==> flow/design.v <==
module complex_adder_subtractor #(
    parameter WIDTH=32
) (
    input [WIDTH-1:0] a,
    input [WIDTH-1:0] b,
    input addNotSub,
    output reg [WIDTH-1:0] result
);
    always @(*) begin
        if (addNotSub) begin
            result[WIDTH-1:WIDTH/2] = a[WIDTH-1:WIDTH/2] + b[WIDTH-1:WIDTH/2];
            result[WIDTH/2-1:0] = a[WIDTH/2-1:0] + b[WIDTH/2-1:0];
        end else begin
            result[WIDTH-1:WIDTH/2] = a[WIDTH-1:WIDTH/2] - b[WIDTH-1:WIDTH/2];
            result[WIDTH/2-1:0] = a[WIDTH/2-1:0] - b[WIDTH/2-1:0];
        end
    end
endmodule
module complex_multiplier #(
    parameter WIDTH=32
) (
    input [WIDTH-1:0] a,
    input [WIDTH-1:0] b,
    output [2*WIDTH-1:0] result
);
    wire signed [WIDTH-1:0] a_real = { {(WIDTH/2+1){a[WIDTH/2-1]}}, a[WIDTH/2-1:0] };
    wire signed [WIDTH-1:0] b_real = { {(WIDTH/2+1){b[WIDTH/2-1]}}, b[WIDTH/2-1:0] };
    wire signed [WIDTH-1:0] a_img = { {(WIDTH/2+1){a[WIDTH-1]}}, a[WIDTH-1:WIDTH/2] };
    wire signed [WIDTH-1:0] b_img = { {(WIDTH/2+1){b[WIDTH-1]}}, b[WIDTH-1:WIDTH/2] };
    wire signed [WIDTH-1:0] result_real = a_real * b_real - a_img * b_img;
    wire signed [WIDTH-1:0] result_img = a_real * b_img + a_img * b_real;
    assign result[WIDTH-1:0] = result_real;
    assign result[2*WIDTH-1:WIDTH] = result_img;
endmodule
module complex_mean_square (
    input wire i_clk,
    input wire i_arst,
    input wire i_en,
    input wire [2:0] i_log2_samples,
    input wire        i_valid,
    input wire [31:0] i_y,
    input wire [31:0] i_y_hat,
    output reg        o_valid,
    output reg [63:0] o_data
);
    wire [31:0] y_diff_w;
    wire [63:0] sq_diff_complex_w;
    wire        sq_diff_valid_w;
    wire [63:0] sum_res_w;
    wire [8:0]  num_samples_w = 1 << i_log2_samples;
    reg [8:0]  sample_rx_cnt_r;
    reg [8:0]  sample_proc_cnt_r;
    reg [1:0]  state_r, next_state_r;
    localparam S_IDLE      = 2'b00;
    localparam S_INIT      = 2'b01;
    localparam S_COMPUTING = 2'b10;
    localparam S_FINALIZE  = 2'b11;
    complex_adder_subtractor #(.WIDTH(32)) y_difference_module (
        .a(i_y),
        .b(i_y_hat),
        .addNotSub(1'b0),
        .result(y_diff_w)
    );
    complex_multiplier cpow_calculator (
        .a(y_diff_w),
        .b(y_diff_w),
        .result(sq_diff_complex_w)
    );
    assign sq_diff_valid_w = i_valid;
    complex_adder_subtractor #(.WIDTH(64)) square_sum (
        .a(o_data),  
        .b(sq_diff_complex_w),
        .addNotSub(1'b1),
        .result(sum_res_w)
    );
    always @(posedge i_clk or posedge i_arst) begin
        if (i_arst)
            state_r <= S_IDLE;
        else
            state_r <= next_state_r;
    end
    always @(*) begin
        next_state_r = state_r;
        case (state_r)
            S_IDLE:      if (i_en) next_state_r = S_INIT;
            S_INIT:      next_state_r = S_COMPUTING;
            S_COMPUTING: if (sample_rx_cnt_r == num_samples_w && sample_proc_cnt_r == num_samples_w)
                             next_state_r = S_FINALIZE;
            S_FINALIZE:  next_state_r = S_IDLE;
            default:     next_state_r = S_IDLE;
        endcase
    end
    always @(posedge i_clk or posedge i_arst) begin
        if (i_arst) begin
            o_valid           <= 1'b0;
            o_data            <= 64'b0;
            sample_rx_cnt_r   <= 9'b0;
            sample_proc_cnt_r <= 9'b0;
        end else begin
            o_valid <= 1'b0;  
            case (state_r)
                S_INIT: begin
                    o_data            <= 64'b0;
                    sample_rx_cnt_r   <= 9'b0;
                    sample_proc_cnt_r <= 9'b0;
                end
                S_COMPUTING: begin
                    sample_rx_cnt_r <= sample_rx_cnt_r;
                    sample_proc_cnt_r <= sample_proc_cnt_r;
                    if (i_valid && sample_rx_cnt_r < num_samples_w) begin
                        sample_rx_cnt_r <= sample_rx_cnt_r + 1;
                    end
                    if (sq_diff_valid_w && !(sample_proc_cnt_r == num_samples_w)) begin
                        sample_proc_cnt_r <= sample_proc_cnt_r + 1;
                        o_data <= sum_res_w;
                    end
                end
                S_FINALIZE: begin
					o_valid        <= 1'b1;  
					o_data[31:0]   <= $signed(o_data[31:0]) >>> i_log2_samples;
					o_data[63:32]  <= $signed(o_data[63:32]) >>> i_log2_samples;
                end
            endcase
        end
    end
endmodule
# Tool chain data of complex_mean_square
# The steps from the RTL of complex_mean_square to its reports follow in flow order.
# Line numbers count from 1 in the design file above.
# Operators: Yosys type, input widths -> output width; for muxes data width and select width s.
# Cell names lack the library's common part.
# The mark n/a stands for no value.
# inputs
top,complex_mean_square
clock_port,i_clk
library,sky130hd
lib_corner,tt_025C_1v80

# After elaboration
# Counts by Yosys on the flattened word-level netlist (proc, flatten, opt, wreduce; memories kept). Register bits leave out memories and registers merged into their read ports (data or address). Print and check cells are left out. Cells with the same type and inputs are merged into one.
# word_totals
wordCells,52
output_inout_bits,65
register_bits,85
# classes
add_sub_neg,8
n_shift,3
equal,9
mux,12
n_reduce_logical,11
cmp,1
multipliers,3
# ops
op,count
$mul 16x16->32,3
$pmux 32 s3,2
$add 32x32->32,3
$sshr 32x3->32,2
$mux 32,2
$pmux 9 s2,2
$sub 16x16->16,2
$sub 32x32->32,1
$add 9x1->9 const B,2
$eq 9x9->1,2
$mux 9,2
$shl 2x3->9 const A,1
$lt 9x9->1,1
$ne 2x2->1 const B,4
$reduce_and 2->1,4
$pmux 2 s4,1
$eq 2x2->1 const B,2
$mux 2,2
$logic_and 1x1->1,3
$reduce_bool 3->1,1
$eq 2x1->1 const B,1
$logic_not 2->1,1
$reduce_bool 2->1,1
$logic_not 1->1,1
$mux 1,1

# Logic depth
# Yosys ltp: most cells in a row. Word level: on the elaborated netlist, between registers, memories and ports. Mapped: between sequential cells and ports; inverters and the memories' decode and read muxes count.
# logic_depth
ltp_word,6
ABC_AREA,0
ltp_mapped,47
ltp_nobuf,46

# Mapped cells and area
# Yosys stat after the flow's synthesis: flattened, memories mapped to cells. It holds for the ABC_AREA given above (unset counts as 0); a run with the other value may have another netlist.
# mapped
flip_flops,87
stdcells,4072
sequential_area_um2,2178.3
mapped_area_um2,36870.4
# by_type
type,count
fa_1,824
ha_1,317
inv_1,965
dfrtp_1,86
nor2_1,418
nand2_1,384
xnor2_1,101
o21ai_0,124
a21oi_1,109
mux2_2,47
mux4_2,20
clkbuf_1,114
a21o_1,52
mux2i_1,39
xor2_1,41
a221oi_1,36
o21a_1,24
nand3_1,33
# Not listed: further types 60, cells in them 338.
# The figures by module come from a second, unflattened synthesis with its own total; it is not the netlist above.
# unflattened
hier_cells,5899
area_unflattened_um2,53665.2
# Each row is one instance without its submodules.
# modules
mod,area_um2,cells,instances,mod_seq_area_um2
complex_multiplier,39930.8,4305,1,0.0
complex_mean_square,7078.0,666,1,2178.3
complex_adder_subtractor #(WIDTH=64),4675.7,658,1,0.0
complex_adder_subtractor #(WIDTH=32),1980.6,270,1,0.0

# Timing after synthesis
# OpenSTA on the mapped netlist: ideal clock, no wires. The path of least setup slack (recovery checks aside). Input and output delay are each 20% of the period. Register names are those of the netlist, which keeps one name where synthesis merged equal registers.
# synth_path
path_type,input to register
from,in i_y_hat[1]
to,reg o_data[62]
arrival_time_ps,12201
period_ps,13500
input_delay_ps,2700
launch_ps,2700
setup_slack_ps,1233
delay_ps,9567
driving_pins,38
synth_period_reached_ps,12267
# "delay_ps" is the arrival time less input delay plus setup time.
# "driving_pins": output pins that drive a net of the path, with the launching flip-flop's if there is one; two outputs of one cell count as two.
# "synth_period_reached_ps" = period - worst setup slack (recovery checks aside). The figure is calculated, with input and output delays left at 20% of the set period.
# Between the ends stands the longest chain of elaborated cells between them, by number of cells; it is not shown to be the way that was timed. Of several equally long chains one is given.
# Each line given opens the expression or statement behind the cell; cells for indexed reads and writes are added by Yosys, which also makes memories of some case tables.
# A register here has more assigning lines than the two given.
# synth_between
path_cell_list,inv_1 ha_1 nor2b_1 o31a_1 or4_4 a2111oi_4 xor2_1 inv_1 clkbuf_1 buf_1 nand2_1 fa_1 fa_1 fa_1 fa_1 inv_1 fa_1 inv_1 [2 not listed] ha_1 a211oi_1 o211ai_1 a31oi_1 o21ai_0 a31oi_1 xnor2_1 ha_1 a21o_1 a21o_1 a21o_1 a21o_1 a21o_1 a221oi_1 o21bai_1 a2111oi_0 mux2_2 nand2_1
elab_chain_cells,6
cells_between,6
classes_between,3 x add/sub; 1 x mul; 2 x mux
# synth_lines
item,line_no,rtl
start: declaration,42,"input wire [31:0] i_y_hat,"
$sub 16x16->16,15,result[WIDTH/2-1:0] = a[WIDTH/2-1:0] - b[WIDTH/2-1:0];
$mul 16x16->32,31,wire signed [WIDTH-1:0] result_img = a_real * b_img + a_img * b_real;
$add 32x32->32,31,
$add 32x32->32,11,result[WIDTH-1:WIDTH/2] = a[WIDTH-1:WIDTH/2] + b[WIDTH-1:WIDTH/2];
$mux 32,113,if (sq_diff_valid_w && !(sample_proc_cnt_r == num_samples_w)) begin
$pmux 32 s3,101,case (state_r)
end: assignment,115,o_data <= sum_res_w;
end: assignment,121,o_data[63:32] <= $signed(o_data[63:32]) >>> i_log2_samples;
end: declaration,44,output reg [63:0] o_data

# Worst path after layout
# From the final timing report of run 1: the path of least setup slack in the routed layout; clock arrival at registers is part of the times.
# The report prints the path's times to 10 ps; the period is as set.
# layout_path
path_type,input to register
from,in i_y_hat[1]
to,reg o_data[31]
arrival_time_ps,11350
period_ps,7640
launch_ps,1530
driving_pins,38
setup_slack_ps,-3370
input_delay_ps,1530
# Between the ends stands the longest chain of elaborated cells between them, by number of cells; it is not shown to be the way that was timed. Of several equally long chains one is given.
# A register here has more assigning lines than the two given.
# layout_between
path_cell_list,buf_8 inv_12 ha_4 nor2b_4 o31a_1 or4_4 a2111oi_4 buf_4 a21oi_4 and2_4 o21a_1 nor2_4 buf_4 xnor2_4 buf_12 buf_12 buf_4 nand2_1 [2 not listed] fa_1 fa_1 fa_1 inv_1 fa_1 inv_1 fa_1 fa_1 fa_2 ha_1 o21a_1 or2_2 o211ai_1 buf_4 nand3b_1 a221oi_4 xnor3_2 o21ai_2
elab_chain_cells,6
cells_between,6
classes_between,3 x add/sub; 1 x mul; 2 x mux
# layout_lines
item,line_no,rtl
start: declaration,42,"input wire [31:0] i_y_hat,"
$sub 16x16->16,15,result[WIDTH/2-1:0] = a[WIDTH/2-1:0] - b[WIDTH/2-1:0];
$mul 16x16->32,30,wire signed [WIDTH-1:0] result_real = a_real * b_real - a_img * b_img;
$sub 32x32->32,30,
$add 32x32->32,12,result[WIDTH/2-1:0] = a[WIDTH/2-1:0] + b[WIDTH/2-1:0];
$mux 32,113,if (sq_diff_valid_w && !(sample_proc_cnt_r == num_samples_w)) begin
$pmux 32 s3,101,case (state_r)
end: assignment,115,o_data <= sum_res_w;
end: assignment,120,o_data[31:0] <= $signed(o_data[31:0]) >>> i_log2_samples;
end: declaration,44,output reg [63:0] o_data

# Settings and measured results of 5 stored flow runs for module complex_mean_square (sky130hd), not sorted in any way. The constraints put input and output delay at 20% of the set period each and load the outputs with 0.01 pF.
# "achievedPeriod_ps" means the clock period less the worst setup slack. The figure is calculated, with input and output delays left at 20% of the set period.
# By "worstPathTime_ps" is meant the share of the clock period that the worst setup path is allowed (20% is reserved at inputs, 20% at outputs), minus its slack. Clock arrival times at its registers enter into it.
# "worstPathTime_ps" is known to 10 ps.
# Settings: n/a = not set for that run.
# Results: n/a = not shown.
run,ABC_AREA,CAP_MARGIN,CELL_PAD_IN_SITES_DETAIL_PLACEMENT,CELL_PAD_IN_SITES_GLOBAL_PLACEMENT,CORE_ASPECT_RATIO,CORE_MARGIN,CORE_UTILIZATION,GPL_ROUTABILITY_DRIVEN,GPL_TIMING_DRIVEN,HOLD_SLACK_MARGIN,MAX_ROUTING_LAYER,MIN_ROUTING_LAYER,PLACE_DENSITY_LB_ADDON,SLEW_MARGIN,TNS_END_PERCENT,period_ns,SETUP_SLACK_MARGIN,CTS_CLUSTER_DIAMETER,PLACE_DENSITY,yosys.chip_area_um2,die_footprint_um2,final_cell_area_um2,utilization_pct,setup_worst_slack_ps,total_negative_slack_ps,ws_hold_ps,achievedPeriod_ps,worstPathTime_ps,worst_path_kind
run 1,0,25,0,1,0.54,9,31,1,0,0.04,met5,met1,0.02,40,80,7.64,n/a,n/a,n/a,36870.4,132271.0,45872.7,39.1,-3370,-115609,484,11010,9480,input to register
run 2,n/a,20,2,n/a,n/a,9,31,0,1,n/a,met4,met2,0.02,25,20,7.64,0.7,n/a,n/a,36870.4,131675.0,48036.1,40.7,-3035,-108039,486,10675,9150,input to register
run 3,n/a,15,n/a,2,n/a,2,70,1,0,n/a,n/a,n/a,0.27,20,n/a,16.5,2.05,124,n/a,n/a,n/a,n/a,n/a,n/a,n/a,n/a,n/a,n/a,n/a
run 4,1,10,1,1,0.92,2,37,n/a,n/a,0.29,n/a,n/a,0.05,20,n/a,21.8,n/a,n/a,n/a,38070.3,105477.0,41293.4,40.6,7849,0,474,13951,9590,input to register
run 5,1,20,2,n/a,n/a,2,16,0,n/a,n/a,met5,n/a,n/a,20,n/a,14.7,0.6,n/a,0.59,38070.3,241857.0,43546.8,18.4,1151,0,506,13549,10610,input to register
# Run 3: did not finish, placement stopped with FLW-0024
